==> flow/design.v <==
`timescale 1ns / 1ps
module thresholding(
    input wire clk, reset, enable,
    input wire signed [11 : 0] sig,
    output reg signed [11 : 0] y,
    output reg done,
    output reg [11 : 0] id
    );
parameter N = 2048, W = 13, threshold = 84, MEAN = 958;
localparam IDLE = 1'b0,
           WAIT = 2'b1,
           WORKING = 1'b1;
reg signed [11 : 0] d [0 : W - 1];  
reg signed [11 : 0] th;
reg signed [16 : 0] sum;
reg signed [11 : 0] curr_avg;
wire signed [11 : 0] din_curr_avg;
wire signed [16 : 0] din_sum;
reg state;
wire signed [11 : 0] mean;
wire signed [11 : 0] sig_diff;
assign din_curr_avg = din_sum/W;
assign mean = MEAN;
assign sig_diff = sig - mean;
assign din_sum = (sum + sig_diff - d[W - 1]);
integer i, j;
always @ (posedge clk)
begin
    if(reset) begin
        for(i = 0; i < W; i = i + 1) begin
            d[i] <= 12'b0;
        end
        sum <= 17'b0;
        curr_avg <= 12'b0;
        th <= threshold;
        state <= IDLE;
        done <= 1'b0;
        id <= 12'b0;
    end
    else begin
        case(state)
        IDLE: begin
            if(enable == 1'b1) begin
                state <= WORKING;
                id <= 12'b111111111111;
            end
            done <= 1'b0;
        end
        WORKING: begin
            sum <= din_sum;
            curr_avg <= din_curr_avg;
            for(j = 1; j < W; j = j + 1) begin
                d[j] <= d[j - 1];
            end
            d[0] <= sig_diff;
            if(sig_diff >= th + curr_avg) begin
                y <= sig_diff;
            end
            else begin
                y <= 12'b0;
            end
            done <= 1'b1;
            id = id + 1;
            if(id == 2047)
                state <= IDLE;
        end
        endcase
    end
end
endmodule
-- Tool chain data of thresholding
Tool output for the design above, in the order of the flow.
Lines are those of the file above, counted from 1.
Operators: Yosys type, input widths -> output width; for muxes data width and select width s.
Not given: --
- design top: thresholding
- clock input: clk
- cell library: sky130hd
- library corner: tt_025C_1v80

-- Word-level counts
Counts by Yosys on the flattened word-level netlist (proc, flatten, opt, wreduce). Print and check cells are left out. Cells with the same type and inputs are merged into one.
- noted register bits after elaboration: 211
- output and inout bits: 25
- elaborated cells: 37
- noted $lt $le $gt $ge: 1
- noted mux-type cells: 6
- divide/modulo/power cells: 1
- noted $add $sub $neg: 5
- bitwise logic cells: 2
- eq/ne operators at 2
- reductions and logical operators: 1
- operators with widths (cell ; number):
    $div 17x5->32 const B ; 1
    $pmux 12 s2 ; 1
    $add 17x12->17 ; 1
    $sub 17x12->17 ; 1
    $add 12x1->12 const B ; 1
    $sub 12x11->12 const B ; 1
    $eq 12x11->1 const B ; 1
    $ge 12x12->1 ; 1
    $add 8x12->12 const A ; 1
    $mux 12 ; 1
    $pmux 1 s2 ; 2
    $not 1->1 ; 2
    $ne 2x2->1 const B ; 1
    $reduce_and 2->1 ; 1
    $mux 1 ; 2

-- Longest topological paths
Depth = most cells in a row (Yosys ltp): at word level without a register or memory, in the mapped netlist without a sequential cell, where the memories' decode and read muxes count.
- depth after elaboration at 4
- ABC_AREA: 0
- noted depth in mapped cells: 57
- noted mapped depth without buffers: 50

-- Synthesis result
Yosys stat after the flow's synthesis: flattened, memories mapped to cells. It holds for the ABC_AREA given above (unset counts as 0); a run with the other value may have another netlist.
Totals and module areas in this step are rounded.
- cells by type (cell ; number ; area in all (um^2)):
    sky130_fd_sc_hd__dfxtp_1 ; 199 ; 3.98E+03
    sky130_fd_sc_hd__mux2i_1 ; 180 ; 1.8E+03
    sky130_fd_sc_hd__nor2_1 ; 256 ; 960.922
    sky130_fd_sc_hd__ha_1 ; 39 ; 487.968
    sky130_fd_sc_hd__edfxtp_1 ; 12 ; 360.346
    sky130_fd_sc_hd__xnor2_1 ; 41 ; 359.094
    sky130_fd_sc_hd__fa_1 ; 16 ; 320.307
    sky130_fd_sc_hd__a211oi_1 ; 41 ; 307.795
    sky130_fd_sc_hd__inv_1 ; 75 ; 281.52
    sky130_fd_sc_hd__xor2_1 ; 31 ; 271.51
    sky130_fd_sc_hd__a21oi_1 ; 49 ; 245.235
    sky130_fd_sc_hd__nand2_1 ; 60 ; 225.216
    sky130_fd_sc_hd__nand3_1 ; 45 ; 225.216
    sky130_fd_sc_hd__o21ai_0 ; 44 ; 220.211
    sky130_fd_sc_hd__clkbuf_1 ; 46 ; 172.666
    sky130_fd_sc_hd__nor3_1 ; 32 ; 160.154
    sky130_fd_sc_hd__o211ai_1 ; 17 ; 127.622
    sky130_fd_sc_hd__and2_1 ; 19 ; 118.864
Other cell types: 91; their cells: 331.
- flip-flop cells at 211
- chip area (Yosys): 13300 um^2
- standard cells after synthesis: 1533
- buffers: 86

-- Worst setup path after synthesis
Source: OpenSTA report_checks on the synthesized netlist (no wires, ideal clock, input and output delay 20% of the period each), path of least setup slack; recovery checks are left aside. Register names are those of the netlist, which keeps one name where synthesis merged equal registers.
- kind: input-to-reg
- start: in sig[1]
- end: reg curr_avg[10]
- noted path slack: 0.161 ns
- data arrival time: 13.711 ns
- setup time: 0.128 ns
- input delay: 2.800 ns
- stages on the path at 53
- path delay: 11.039 ns
- buffers on the path: 4
- time at the first pin: 2.800 ns
- noted data required time: 13.872 ns
- clock period at 14.0 ns
- noted period reached after synthesis: 13.839 ns
"path delay" = arrival - input delay + setup time.
"stages on the path" counts driving pins, that of a launching flip-flop among them; a cell with two outputs on the path counts twice.
"period reached after synthesis" = period - worst setup slack (recovery checks aside). The figure is calculated, with input and output delays left at 20% of the set period.
The rows between start and end are the longest chain of elaborated cells between them; the timing report does not say that the signal goes this way. Where chains are equally long, one stands for them.
Each line given opens the expression or statement behind the cell; cells for indexed reads and writes are added by Yosys, which also makes memories of some case tables.
- cells stage by stage: sky130_fd_sc_hd__ha_1 -> sky130_fd_sc_hd__a41oi_2 -> sky130_fd_sc_hd__o21bai_1 -> sky130_fd_sc_hd__xor2_2 -> sky130_fd_sc_hd__fa_1 -> sky130_fd_sc_hd__inv_1 -> sky130_fd_sc_hd__ha_1 -> sky130_fd_sc_hd__clkbuf_1 -> sky130_fd_sc_hd__nand2_1 -> sky130_fd_sc_hd__nor4_1 -> sky130_fd_sc_hd__o21ai_0 -> sky130_fd_sc_hd__o31a_1 -> sky130_fd_sc_hd__and3_1 -> sky130_fd_sc_hd__clkbuf_1 -> sky130_fd_sc_hd__a31o_2 -> sky130_fd_sc_hd__a221o_1 -> sky130_fd_sc_hd__a2111oi_2 -> sky130_fd_sc_hd__nor3_1 -> [17 not listed] -> sky130_fd_sc_hd__ha_1 -> sky130_fd_sc_hd__inv_1 -> sky130_fd_sc_hd__a221oi_1 -> sky130_fd_sc_hd__nor3_1 -> sky130_fd_sc_hd__nor2_1 -> sky130_fd_sc_hd__inv_1 -> sky130_fd_sc_hd__ha_1 -> sky130_fd_sc_hd__nor3_1 -> sky130_fd_sc_hd__mux2i_1 -> sky130_fd_sc_hd__a32oi_2 -> sky130_fd_sc_hd__o21a_1 -> sky130_fd_sc_hd__o21a_2 -> sky130_fd_sc_hd__o2111a_1 -> sky130_fd_sc_hd__ha_1 -> sky130_fd_sc_hd__a31oi_1 -> sky130_fd_sc_hd__xor2_1 -> sky130_fd_sc_hd__mux2i_1 -> sky130_fd_sc_hd__nor2_1
- length of the longest elaborated chain at 4
- ends and longest elaborated chain, post-synthesis (what ; RTL line ; source):
    from (decl) ; 4 ; input wire signed [11 : 0] sig,
    $sub 12x11->12 ; 24 ; assign sig_diff = sig - mean;
    $add 17x12->17 ; 25 ; assign din_sum = (sum + sig_diff - d[W - 1]);
    $sub 17x12->17 ; 25 ;
    $div 17x5->32 ; 22 ; assign din_curr_avg = din_sum/W;
    to (assign) ; 34 ; curr_avg <= 12'b0;
    to (assign) ; 51 ; curr_avg <= din_curr_avg;
    to (decl) ; 16 ; reg signed [11 : 0] curr_avg;

-- Timing after layout
Path of least setup slack in the final report of run B (OpenROAD, finished layout, wires in). Where an end is a register, its clock arrival counts in the times.
- kind: input-to-reg
- start: in sig[1]
- end: reg curr_avg[4]
- buffers on the path: 2
- noted data required time: 21.76 ns
- setup time: 0.13 ns
- time at the first pin: 4.28 ns
- data arrival time: 18.47 ns
- noted path slack: 3.29 ns
- clock period at 21.4 ns
- input delay: 4.28 ns
- stages on the path at 50
The rows between start and end are the longest chain of elaborated cells between them; the timing report does not say that the signal goes this way. Where chains are equally long, one stands for them.
- cells stage by stage: sky130_fd_sc_hd__clkdlybuf4s50_1 -> sky130_fd_sc_hd__ha_1 -> sky130_fd_sc_hd__a41oi_2 -> sky130_fd_sc_hd__xor2_1 -> sky130_fd_sc_hd__fa_1 -> sky130_fd_sc_hd__inv_1 -> sky130_fd_sc_hd__ha_1 -> sky130_fd_sc_hd__a21oi_1 -> sky130_fd_sc_hd__o211ai_1 -> sky130_fd_sc_hd__a2111o_1 -> sky130_fd_sc_hd__nand3_1 -> sky130_fd_sc_hd__nor4b_2 -> sky130_fd_sc_hd__a311oi_1 -> sky130_fd_sc_hd__a21oi_2 -> sky130_fd_sc_hd__mux2_1 -> sky130_fd_sc_hd__a211oi_2 -> sky130_fd_sc_hd__o21ai_1 -> sky130_fd_sc_hd__a41oi_1 -> [14 not listed] -> sky130_fd_sc_hd__ha_1 -> sky130_fd_sc_hd__inv_1 -> sky130_fd_sc_hd__a221o_1 -> sky130_fd_sc_hd__a21oi_1 -> sky130_fd_sc_hd__nor2_1 -> sky130_fd_sc_hd__inv_1 -> sky130_fd_sc_hd__ha_1 -> sky130_fd_sc_hd__nor3_1 -> sky130_fd_sc_hd__mux2i_1 -> sky130_fd_sc_hd__a32oi_2 -> sky130_fd_sc_hd__o21a_1 -> sky130_fd_sc_hd__o21a_2 -> sky130_fd_sc_hd__o2111a_1 -> sky130_fd_sc_hd__ha_1 -> sky130_fd_sc_hd__a31oi_1 -> sky130_fd_sc_hd__xnor2_1 -> sky130_fd_sc_hd__mux2i_1 -> sky130_fd_sc_hd__nor2_1
- length of the longest elaborated chain at 4
- ends and longest elaborated chain, after layout (what ; RTL line ; source):
    from (decl) ; 4 ; input wire signed [11 : 0] sig,
    $sub 12x11->12 ; 24 ; assign sig_diff = sig - mean;
    $add 17x12->17 ; 25 ; assign din_sum = (sum + sig_diff - d[W - 1]);
    $sub 17x12->17 ; 25 ;
    $div 17x5->32 ; 22 ; assign din_curr_avg = din_sum/W;
    to (assign) ; 34 ; curr_avg <= 12'b0;
    to (assign) ; 51 ; curr_avg <= din_curr_avg;
    to (decl) ; 16 ; reg signed [11 : 0] curr_avg;

Add stored flow runs of thresholding

thresholding through Yosys and OpenROAD on sky130hd: 3 stored runs, unordered, with their settings and measured results. The constraints put input and output delay at 20% of the set period each and load the outputs with 0.01 pF.
"period achieved" means the clock period less the worst setup slack. The figure is calculated, with input and output delays left at 20% of the set period.
By "time of the worst setup path" is meant the share of the clock period that the worst setup path is allowed (20% is reserved at inputs, 20% at outputs), minus its slack. Clock arrival times at its registers enter into it.
Results are given in rounded form.

Run A

==> flow/run.sh <==
#!/bin/bash
# the make line also repeats the synthesis and layout settings of config.mk as NAME=value (left out here)
make -C /OpenROAD-flow-scripts/flow DESIGN_CONFIG=/design/flow/config.mk WORK_HOME=/design/flow/orfs CLKGATE_MAP_FILE= finish
==> flow/config.mk <==
export PLATFORM = sky130hd
export DESIGN_NAME = thresholding
export DESIGN_NICKNAME = thresholding
export VERILOG_FILES = /design/flow/design.v
export SDC_FILE = /design/flow/constraint.sdc
export NUM_CORES = 4
export LEC_CHECK = 0
export CAP_MARGIN = 25
export CELL_PAD_IN_SITES_DETAIL_PLACEMENT = 2
export CELL_PAD_IN_SITES_GLOBAL_PLACEMENT = 3
export CORE_ASPECT_RATIO = 1.5
export CORE_MARGIN = 2
export CORE_UTILIZATION = 58
export CTS_CLUSTER_DIAMETER = 192
export GPL_ROUTABILITY_DRIVEN = 0
export MAX_ROUTING_LAYER = met5
export MIN_ROUTING_LAYER = met1
export PLACE_DENSITY = 0.64
export SLEW_MARGIN = 40
==> flow/constraint.sdc <==
create_clock -name core_clock -period 9.82 [get_ports {clk}]
set_input_delay 1.9640 -clock core_clock [delete_from_list [all_inputs] [get_ports {clk}]]
set_output_delay 1.9640 -clock core_clock [all_outputs]
set_load 0.01 [all_outputs]

Run A: not finished: placement ended with error GPL-0301.

Run B

==> flow/run.sh <==
#!/bin/bash
# the make line also repeats the synthesis and layout settings of config.mk as NAME=value (left out here)
make -C /OpenROAD-flow-scripts/flow DESIGN_CONFIG=/design/flow/config.mk WORK_HOME=/design/flow/orfs CLKGATE_MAP_FILE= finish
==> flow/config.mk <==
export PLATFORM = sky130hd
export DESIGN_NAME = thresholding
export DESIGN_NICKNAME = thresholding
export VERILOG_FILES = /design/flow/design.v
export SDC_FILE = /design/flow/constraint.sdc
export NUM_CORES = 4
export LEC_CHECK = 0
export CAP_MARGIN = 20
export CELL_PAD_IN_SITES_DETAIL_PLACEMENT = 0
export CELL_PAD_IN_SITES_GLOBAL_PLACEMENT = 0
export CORE_ASPECT_RATIO = 0.65
export CORE_MARGIN = 2
export CORE_UTILIZATION = 67
export CTS_CLUSTER_SIZE = 65
export GPL_TIMING_DRIVEN = 1
export MAX_ROUTING_LAYER = met5
export PLACE_DENSITY_LB_ADDON = 0.1
export SLEW_MARGIN = 40
==> flow/constraint.sdc <==
create_clock -name core_clock -period 21.4 [get_ports {clk}]
set_input_delay 4.2800 -clock core_clock [delete_from_list [all_inputs] [get_ports {clk}]]
set_output_delay 4.2800 -clock core_clock [all_outputs]
set_load 0.01 [all_outputs]

Measured in run B:
- synthesis area at 13300 um^2
- overall die area: 21100 um^2
- area of the standard cells in the finished layout: 14500 um^2
- noted the utilization of the finished layout: 74.5%
- setup slack of the worst path at 3.29 ns
- post-route setup TNS: 0.000 ns
- worst hold slack in the final report at 0.490 ns
- period achieved: 18.111 ns
- time of the worst setup path: 13.83 ns
- worst setup path type: input-to-reg

Run C

==> flow/run.sh <==
#!/bin/bash
# the make line also repeats the synthesis and layout settings of config.mk as NAME=value (left out here)
make -C /OpenROAD-flow-scripts/flow DESIGN_CONFIG=/design/flow/config.mk WORK_HOME=/design/flow/orfs CLKGATE_MAP_FILE= finish
==> flow/config.mk <==
export PLATFORM = sky130hd
export DESIGN_NAME = thresholding
export DESIGN_NICKNAME = thresholding
export VERILOG_FILES = /design/flow/design.v
export SDC_FILE = /design/flow/constraint.sdc
export NUM_CORES = 4
export LEC_CHECK = 0
export CAP_MARGIN = 15
export CELL_PAD_IN_SITES_GLOBAL_PLACEMENT = 3
export CORE_ASPECT_RATIO = 1.5
export CORE_MARGIN = 2
export CORE_UTILIZATION = 58
export CTS_CLUSTER_DIAMETER = 342
export GPL_ROUTABILITY_DRIVEN = 0
export MAX_ROUTING_LAYER = met4
export MIN_ROUTING_LAYER = met1
export PLACE_DENSITY = 0.64
export SLEW_MARGIN = 35
==> flow/constraint.sdc <==
create_clock -name core_clock -period 12.9 [get_ports {clk}]
set_input_delay 2.5800 -clock core_clock [delete_from_list [all_inputs] [get_ports {clk}]]
set_output_delay 2.5800 -clock core_clock [all_outputs]
set_load 0.01 [all_outputs]

Run C: not finished: placement ended with error GPL-0301.
